==> flow/design.v <==
`timescale 1ns/1ps
`default_nettype none
module half_adder_1(a, b, sum, c_out);
input wire a, b;
output logic sum, c_out;
always_comb begin
  sum = a ^ b; 
  c_out = a & b;
end
endmodule
`timescale 1ns/1ps
`default_nettype none
module full_adder_1(a, b, c_in, sum, c_out);
input wire a, b, c_in;
output logic sum, c_out;
logic a_bar;
logic b_bar;
logic c_in_bar;
always_comb begin
  a_bar = ~a;
  b_bar = ~b;
  c_in_bar = ~c_in;
  sum = (a_bar & b_bar & c_in) | (a_bar & b & c_in_bar) | (a & b_bar & c_in_bar) | (a & b & c_in);
  c_out = (b & c_in) | (a & b) | (a & c_in);
end
endmodule
`timescale 1ns/1ps
`default_nettype none
module full_adder_2(a, b, sum, c_out);
input wire [1:0] a, b;
output logic [1:0] sum;
output logic c_out;
logic half_adder_1_0_c_out;
half_adder_1 HALF_ADDER_1_0 (.a(a[0]), .b(b[0]), .sum(sum[0]), .c_out(half_adder_1_0_c_out));
full_adder_1 FULL_ADDER_1_0 (.a(a[1]), .b(b[1]), .c_in(half_adder_1_0_c_out), .sum(sum[1]), .c_out(c_out));
endmodule
`timescale 1ns/1ps
`default_nettype none
module full_adder_3(a, b, c_in, sum, c_out);
input wire [2:0] a;
input wire b, c_in;
output logic [2:0] sum;
output logic c_out;
logic full_adder_1_0_c_out;
logic full_adder_1_1_c_out;
full_adder_1 FULL_ADDER_1_0 (.a(a[0]), .b(b), .c_in(c_in), .sum(sum[0]), .c_out(full_adder_1_0_c_out));
full_adder_1 FULL_ADDER_1_1 (.a(a[1]), .b(1'b0), .c_in(full_adder_1_0_c_out), .sum(sum[1]), .c_out(full_adder_1_1_c_out));
full_adder_1 FULL_ADDER_1_2 (.a(a[2]), .b(1'b0), .c_in(full_adder_1_1_c_out), .sum(sum[2]), .c_out(c_out));
endmodule
`timescale 1ns/1ps
`default_nettype none
module adder_8_1_bits(a, sum, c_out);
input wire [7:0] a;
output logic [2:0] sum;
output logic c_out;
logic full_adder_1_0_sum, full_adder_1_0_c_out, full_adder_1_1_sum, full_adder_1_1_c_out, full_adder_2_0_c_out;
logic [1:0] full_adder_2_0_sum;
full_adder_1 FULL_ADDER_1_0(.a(a[0]), .b(a[1]), .c_in(a[2]), .sum(full_adder_1_0_sum), .c_out(full_adder_1_0_c_out));
full_adder_1 FULL_ADDER_1_1(.a(a[3]), .b(a[4]), .c_in(a[5]), .sum(full_adder_1_1_sum), .c_out(full_adder_1_1_c_out));
full_adder_2 FULL_ADDER_2_0(.a({full_adder_1_0_c_out, full_adder_1_0_sum}), .b({full_adder_1_1_c_out, full_adder_1_1_sum}), .sum(full_adder_2_0_sum), .c_out(full_adder_2_0_c_out));
full_adder_3 FULL_ADDER_3_0(.a({full_adder_2_0_c_out, full_adder_2_0_sum}), .b(a[6]), .c_in(a[7]), .sum(sum), .c_out(c_out));
endmodule
`timescale 1ns/1ps
`default_nettype none
module comparator(live, neighbors, out);
input wire live;
input wire [2:0] neighbors;
output logic out;
always_comb begin
  out = (live & ~neighbors[2] & neighbors[1] & ~neighbors[0]) | (~neighbors[2] & neighbors[1] & neighbors[0]);
end
endmodule
`default_nettype none
`timescale 1ns/1ps
module conway_cell(clk, rst, ena, state_0, state_d, state_q, neighbors);
input wire clk;
input wire rst;
input wire ena;
input wire state_0;
output logic state_d;  
output logic state_q;
input wire [7:0] neighbors;
logic [2:0] sum;
logic c_out;
adder_8_1_bits ADDER_8_1(
    .a(neighbors),
    .sum(sum),
    .c_out(c_out)
    );
comparator COMPARATOR(
    .live(state_q),
    .neighbors(sum),
    .out(state_d)
    );
always_ff @(posedge clk ) begin
    if (rst == 1) begin
        state_q <= state_0;
    end
    else if (ena == 1) begin
        state_q <= state_d;
    end
end
endmodule
`timescale 1ns/1ps
module decoder_1_to_2(ena, in, out);
input wire ena;
input wire in;
output logic [1:0] out;
logic in_bar;
always_comb begin
  out[1] = in & ena;
  in_bar = ~ in;
  out[0] = in_bar & ena;
end
endmodule
`timescale 1ns/1ps
module decoder_2_to_4(ena, in, out);
input wire ena;
input wire [1:0] in;
output logic [3:0] out;
logic b_bar;
logic [1:0] decoder_0_out;
logic [1:0] decoder_1_out;
decoder_1_to_2 DECODER_0 (.ena(b_bar), .in(in[0]), .out(decoder_0_out[1:0]));
decoder_1_to_2 DECODER_1 (.ena(in[1]), .in(in[0]), .out(decoder_1_out[1:0]));
always_comb begin
    b_bar = ~ in[1];
    out[3] = decoder_1_out[1] & ena;
    out[2] = decoder_1_out[0] & ena;
    out[1] = decoder_0_out[1] & ena;
    out[0] = decoder_0_out[0] & ena;
end
endmodule
`timescale 1ns/1ps
module decoder_3_to_8(ena, in, out);
input wire ena;
input wire [2:0] in;
output logic [7:0] out;
logic c_bar;
logic [3:0] decoder_0_out;
logic [3:0] decoder_1_out;
decoder_2_to_4 DECODER_0 (.ena(c_bar), .in(in[1:0]), .out(decoder_0_out));
decoder_2_to_4 DECODER_1 (.ena(in[2]), .in(in[1:0]), .out(decoder_1_out));
always_comb begin
  c_bar = ~in[2];
  out[7] = decoder_1_out[3] & ena;
  out[6] = decoder_1_out[2] & ena;
  out[5] = decoder_1_out[1] & ena;
  out[4] = decoder_1_out[0] & ena;
  out[3] = decoder_0_out[3] & ena;
  out[2] = decoder_0_out[2] & ena;
  out[1] = decoder_0_out[1] & ena;
  out[0] = decoder_0_out[0] & ena;
end
endmodule
`default_nettype none
`timescale 1ns/1ps
module led_array_driver(ena, x, cells, rows, cols);
parameter N=8;  
parameter ROWS=N;
parameter COLS=N;
input wire ena;
input wire [$clog2(N):0] x;
input wire [N*N-1:0] cells;
output logic [N-1:0] rows;
output logic [N-1:0] cols;
initial begin
  if ((N <= 0) || (N > 8)) begin
    $error("N must be within 0 and 8.");
  end
  if (ROWS != COLS) begin
    $error("Non square led arrays are not supported. (%dx%d)", ROWS, COLS);
  end
  if (ROWS < N) begin
    $error("ROWS/COLS must be >= than the size of the Conway Grid.");
  end
end
wire [N-1:0] x_decoded;
decoder_3_to_8 COL_DECODER(ena, x[$clog2(N)-1:0], x_decoded);
always_comb begin
  cols = x_decoded;
  rows[0] = ~cells[x*ROWS];
  rows[1] = ~cells[x*ROWS + 1];
  rows[2] = ~cells[x*ROWS + 2];
  rows[3] = ~cells[x*ROWS + 3];
  rows[4] = ~cells[x*ROWS + 4];
  rows[5] = ~cells[x*ROWS + 5];
  rows[6] = ~cells[x*ROWS + 6];
  rows[7] = ~cells[x*ROWS + 7];
end
endmodule
`default_nettype none  
module main(clk, buttons, init_cells, leds, rgb, cols, rows);
parameter game_divider = 8;  
parameter display_divider = 2;  
parameter N = 8;  
parameter M = N + 2;  
initial if (N < 3) $error("N has to be >= 3 to make for interesting patterns.");
initial if (M !== (N+2)) $error("M must N+2=%d, not %d", N+2,M);  
input wire clk;
input wire [1:0] buttons;
logic rst; always_comb rst = buttons[0];  
input wire [N*N-1:0] init_cells;  
output logic [1:0] leds;
output logic [2:0] rgb;
output wire [N-1:0] cols;
output wire [N-1:0] rows;
logic [game_divider:0] game_counter;
logic [display_divider:0] display_counter;
logic rst_game; always_comb rst_game = buttons[0] | buttons[1];
logic step_game;
logic [$clog2(N):0] x;
wire [M*M-1:0] bordered_cells_q;  
wire [M*M-1:0] bordered_cells_d; 
logic [M*M-1:0] bordered_cells_0;  
logic [N*N-1:0] cells_q;  
logic [N*N-1:0] cells_0;  
always_comb begin : io_logic 
    leds[0] = buttons[0] ^ buttons[1];
    leds[1] = buttons[0] & buttons[1];
    rgb[0] = ~( buttons[0] & ~buttons[1]);
    rgb[1] = ~(~buttons[0] &  buttons[1]);
    rgb[2] = ~( buttons[0] &  buttons[1]);
end
led_array_driver #(.ROWS(N), .COLS(N), .N(N)) LED_DRIVER (
  .ena(1'b1),
  .cells(cells_q),
  .x(x),
  .rows(rows[N-1:0]),
  .cols(cols[N-1:0])
);
generate
  genvar r;
  for (r = 0; r < M; r = r + 1) begin : init_rows
    if ((r == 0) || (r == M-1)) begin : border_row
      always_comb bordered_cells_0[M*(r+1)-1:M*r] = 0;
    end else begin : inner_row
      always_comb bordered_cells_0[M*(r+1)-1:M*r] = {1'b0, init_cells[N*r-1:N*(r-1)], 1'b0};
    end
  end
endgenerate
function int cell_index(int i, int j);
  cell_index = M*j + i;
endfunction
generate
  genvar i;
  genvar j;
  for (i = 0; i < M; i = i + 1) begin : cells_x
    for (j = 0; j < M; j = j + 1) begin : cells_y
      if ( (i > 0) && (i < (M-1)) && (j > 0) && (j < (M-1)) ) begin
        conway_cell CELL(
          .clk(clk), .rst(rst_game), .ena(step_game),
          .neighbors({
            bordered_cells_q[cell_index(i-1, j-1)],
            bordered_cells_q[cell_index(i-1, j  )],
            bordered_cells_q[cell_index(i-1, j+1)],
            bordered_cells_q[cell_index(i  , j+1)],
            bordered_cells_q[cell_index(i+1, j+1)],
            bordered_cells_q[cell_index(i+1, j  )],
            bordered_cells_q[cell_index(i+1, j-1)],
            bordered_cells_q[cell_index(i  , j-1)]
          }),
          .state_0(bordered_cells_0[cell_index(i, j)]),
          .state_d(bordered_cells_d[cell_index(i, j)]),
          .state_q(bordered_cells_q[cell_index(i, j)])
        );
      end else begin  
        assign bordered_cells_q[cell_index(i,j)] = bordered_cells_0[cell_index(i,j)];
        assign bordered_cells_d[cell_index(i,j)] = 0;
      end
    end
  end
  for (i = 0; i < N; i = i + 1) begin
    always_comb begin
        cells_q[N*(i+1)-1:N*i] = bordered_cells_q[M*(i+2)-2:M*(i+1)+1];
        cells_0[N*(i+1)-1:N*i] = bordered_cells_0[M*(i+2)-2:M*(i+1)+1];
    end
  end
endgenerate
parameter faster_divider = 15;
always_ff @(posedge clk) begin : clocks_and_dividers  
  if (rst) begin
      game_counter <= 0;
      display_counter <= 0;
      x <= 0;
  end
  else begin
      if (game_counter[game_divider]) begin
        game_counter <= 0;
      end
      else begin 
        game_counter <= game_counter + 1;
      end
      if(display_counter[display_divider]) begin
        display_counter <= 0;
        if(x >= (N-1)) begin
          x <= 0;
        end
        else begin
          x <= x + 1;
        end
      end
      else begin
        display_counter <= display_counter + 1;
      end
  end
end  
always_comb step_game = game_counter[game_divider];  
endmodule
`default_nettype wire  
# Reports on main
# Tool output for the design above, in the order of the flow.
# Lines are those of the file above, counted from 1.
# Cell names lack the library's common part.
# The mark n/a stands for no value.
# inputs
design	main
clk_port	clk
library	sky130hd
corner	tt_025C_1v80

# Word-level counts
# Source: Yosys, flattened and elaborated, memories not mapped. Widths are those after wreduce. Registers that Yosys merges into a memory's read port (data or address) are not register bits. Print and check cells do not count. Equal cells are merged and count once.
# word_totals
mem_bits_rw	0
clocked_rd_ports_x_width	0
out_inout_bits	21
latch_bits	0
inputBits	67
n_memories	0
reg_bits	80
wordCells	4306
mem_bits_ro	0
# classes
n_addsub	10
logic	4088
div_mod_pow	0
n_mux	129
shifts	8
cmp	1
reduce_logical	3
mul	0
equal	0
# ops
operator	n
bitwise AND 1 bit	2301
OR 1 bit	1112
NOT 1 bit	619
indexed select 64 x 32 -> 1 bit	7
2-to-1 mux 1 bit	128
indexed select 64 x 8 -> 1 bit	1
XOR 1 bit	56
adder 7 x 3 -> 8 bit (second input constant)	4
adder 7 x 2 -> 8 bit (second input constant)	2
adder 9 x 1 -> 9 bit (second input constant)	1
adder 7 x 1 -> 8 bit (second input constant)	1
OR reduction 2 bit	2
adder 4 x 1 -> 4 bit (second input constant)	1
greater-or-equal comparator 4 x 3 -> 1 bit (second input constant)	1
2-to-1 mux 4 bit	1
adder 3 x 1 -> 3 bit (second input constant)	1
nonzero test 2 bit	1

# Depth
# Yosys ltp: most cells in a row. Word level: on the elaborated netlist, between registers, memories and ports. Mapped: between sequential cells and ports; inverters and the memories' decode and read muxes count.
# depth
depth_word	23
ABC_AREA	0
ltp_mapped	11
ltp_nobuf	11

# After synthesis
# Yosys stat after the flow's synthesis: flattened, memories mapped to cells. It holds for the ABC_AREA given above (unset counts as 0); a run with the other value may have another netlist.
# mapped
stdcells	1132
flip_flops	80
sequential_area_um2	2242.2
area_um2	11945.2
buffers	24
# types
type	n	type_area_um2
fa_1	196	3.92E+03
edfxtp_1	64	1.92E+03
ha_1	151	1.89E+03
inv_1	369	1.39E+03
a31o_2	42	367.853
mux4_1	13	341.578
xor2_1	37	324.061
dfxtp_1	16	320.307
nor2b_1	45	281.52
a21oi_1	48	240.23
nand2_1	28	105.101
o211ai_1	12	90.086
o22ai_1	14	87.584
o21ai_0	14	70.067
xnor2_1	8	70.067
mux4_2	3	67.565
a21o_1	8	60.058
buf_2	12	60.058
# Other cell types: 22; their cells: 52.
# The figures by module come from a second, unflattened synthesis with its own total; it is not the netlist above.
# hier_totals
cells_unflattened	975
hier_area_um2	14496.4
# Rows give one instance, submodules left out.
# modules
mod	area_um2	seq_area_um2	cells	n_inst
full_adder_1	20.0	0.0	1	384
conway_cell	51.3	30.0	3	64
comparator	16.3	0.0	2	64
half_adder_1	12.5	0.0	1	64
main	700.7	320.3	79	1
led_array_driver	566.8	0.0	37	1
full_adder_3	3.8	0.0	1	64
decoder_1_to_2	16.3	0.0	2	4
decoder_2_to_4	28.8	0.0	5	2
decoder_3_to_8	53.8	0.0	9	1
adder_8_1_bits	0.0	0.0	0	64
full_adder_2	0.0	0.0	0	64

# Worst setup path after synthesis
# OpenSTA on the mapped netlist: ideal clock, no wires. The path of least setup slack (recovery checks aside). Input and output delay are each 20% of the period. Register names are those of the netlist, which keeps one name where synthesis merged equal registers.
# synth_timing
path_type	input -> register
startpoint	input buttons[0]
endpoint	register cells_x[1].cells_y[1].genblk1.CELL.state_q
arrival_ns	3.612
launch_ns	1.400
n_path_buf	3
period_ns	7.0
setup_slack_ns	2.956
setup_ns	0.432
driving_pins	6
input_delay_ns	1.400
path_delay_ns	2.644
t_required_ns	6.568
period_less_setup_slack_ns	4.044
# "path_delay_ns" is the arrival time less input delay plus setup time.
# "driving_pins" counts driving pins, that of a launching flip-flop among them; a cell with two outputs on the path counts twice.
# "period_less_setup_slack_ns" = period - worst setup slack (recovery checks aside). The figure is calculated, with input and output delays left at 20% of the set period.
# The rows between start and end are the longest chain of elaborated cells between them; the timing report does not say that the signal goes this way. Where chains are equally long, one stands for them.
# Each line given opens the expression or statement behind the cell; cells for indexed reads and writes are added by Yosys, which also makes memories of some case tables.
# Only ways into the end's enable, where the timed path ends, are counted here.
# synth_between
cell_sequence	buf_2 -> inv_1 -> ha_1 -> buf_2 -> buf_2 -> nand2b_1
elab_chain_cells	2
cone_cells	2
lines_between	1
cone_classes	logic: 1; reduce/logical: 1
# synth_rtl
element	line	rtl
start: declaration	201	input wire [1:0] buttons;
OR 1 bit	210	logic rst_game; always_comb rst_game = buttons[0] | buttons[1];
nonzero test 2 bit	n/a
end: assignment	97	state_q <= state_0;
end: assignment	100	state_q <= state_d;
end: declaration	81	output logic state_q;

# Path in the finished layout
# From the final timing report of stored run 1: the path of least setup slack in the routed layout; clock arrival at registers is part of the times.
# layout_timing
path_type	register -> output
startpoint	register x[0]
endpoint	output cols[4]
launch_ns	0.36
arrival_ns	2.82
n_path_buf	2
t_required_ns	4.46
setup_slack_ns	1.63
driving_pins	6
period_ns	5.57
out_delay_ns	1.11
# The rows between start and end are the longest chain of elaborated cells between them; the timing report does not say that the signal goes this way. Where chains are equally long, one stands for them.
# At most two assigning lines are given for a register; there are more.
# layout_between
cell_sequence	dfxtp_1 -> buf_2 -> clkinv_1 -> ha_1 -> and2_1 -> clkdlybuf4s50_1
elab_chain_cells	3
cone_cells	3
lines_between	3
cone_classes	logic: 3
# layout_rtl
element	line	rtl
start: declaration	212	logic [$clog2(N):0] x;
start: assignment	285	x <= 0;
start: assignment	300	x <= x + 1;
NOT 1 bit	112	in_bar = ~ in;
bitwise AND 1 bit	113	out[0] = in_bar & ena;
bitwise AND 1 bit	131	out[0] = decoder_0_out[0] & ena;
end: declaration	206	output wire [N-1:0] cols;

# Top module main; platform sky130hd; tools Yosys and OpenROAD; 6 stored runs in no particular order. Input and output delays are each 20% of the period that was set; the output load is 0.01 pF.
# By "achieved_period_ns" is meant the clock period of the run minus its worst setup slack. This is arithmetic on one report: input and output delays are still those of the set period (20% each).
# "worst_path_ns" means the part of the period allowed to the worst setup path (the constraints hold back 20% at inputs and 20% at outputs) less its slack; where the path has registers, the arrival times of their clocks count too.
# A setting shown as -- is not set for that run.
run	CAP_MARGIN	CORE_ASPECT_RATIO	CORE_UTILIZATION	CTS_CLUSTER_SIZE	GPL_ROUTABILITY_DRIVEN	GPL_TIMING_DRIVEN	MAX_ROUTING_LAYER	MIN_ROUTING_LAYER	PLACE_DENSITY_LB_ADDON	SETUP_SLACK_MARGIN	period_ns	CORE_MARGIN	SLEW_MARGIN	ABC_AREA	PLACE_DENSITY	CELL_PAD_IN_SITES_DETAIL_PLACEMENT	CELL_PAD_IN_SITES_GLOBAL_PLACEMENT	TNS_END_PERCENT	timing.setup.tns_ns	hold_ws_ns	worst_path_ns	critical_path_type	finish.utilization_pct	fin_ws_ns	achieved_period_ns	final_die_area_um2	post_synth_area_um2	final_cell_area_um2
stored run 1	40	1.01	48	98	1	0	met5	met2	0.12	-0.33	5.57	2	20	--	--	--	--	--	0.000	0.426	2.82	register -> output	55.0	1.632	3.938	26164.1	11945.2	13580.5
stored run 2	20	--	40	--	--	--	--	--	--	--	7.65	2	20	1	0.6	--	--	--	0.000	0.433	1.49	input -> output	45.5	3.099	4.551	31111.7	11886.4	13402.9
stored run 3	10	0.6	29	--	--	--	--	--	0.06	-0.07	3.6	2	20	--	--	2	--	--	0.000	0.430	2.60	register -> output	34.7	0.280	3.320	42882.1	11945.2	14039.7
stored run 4	20	--	70	--	--	--	--	--	--	--	4.51	2	20	--	0.6	--	--	--	0.000	0.422	2.74	register -> output	79.9	0.864	3.646	18125.2	11945.2	13300.3
stored run 5	20	1.19	40	--	0	0	--	--	0.26	--	7.0	7	30	--	--	--	1	35	0.000	0.420	1.62	input -> output	46.7	2.579	4.421	34915.8	11945.2	13628.1
stored run 6	35	--	40	--	--	0	met5	--	--	-0.22	6.49	4	30	0	0.6	--	--	25	0.000	0.443	1.65	input -> output	46.2	2.240	4.250	32692.3	11945.2	13660.6
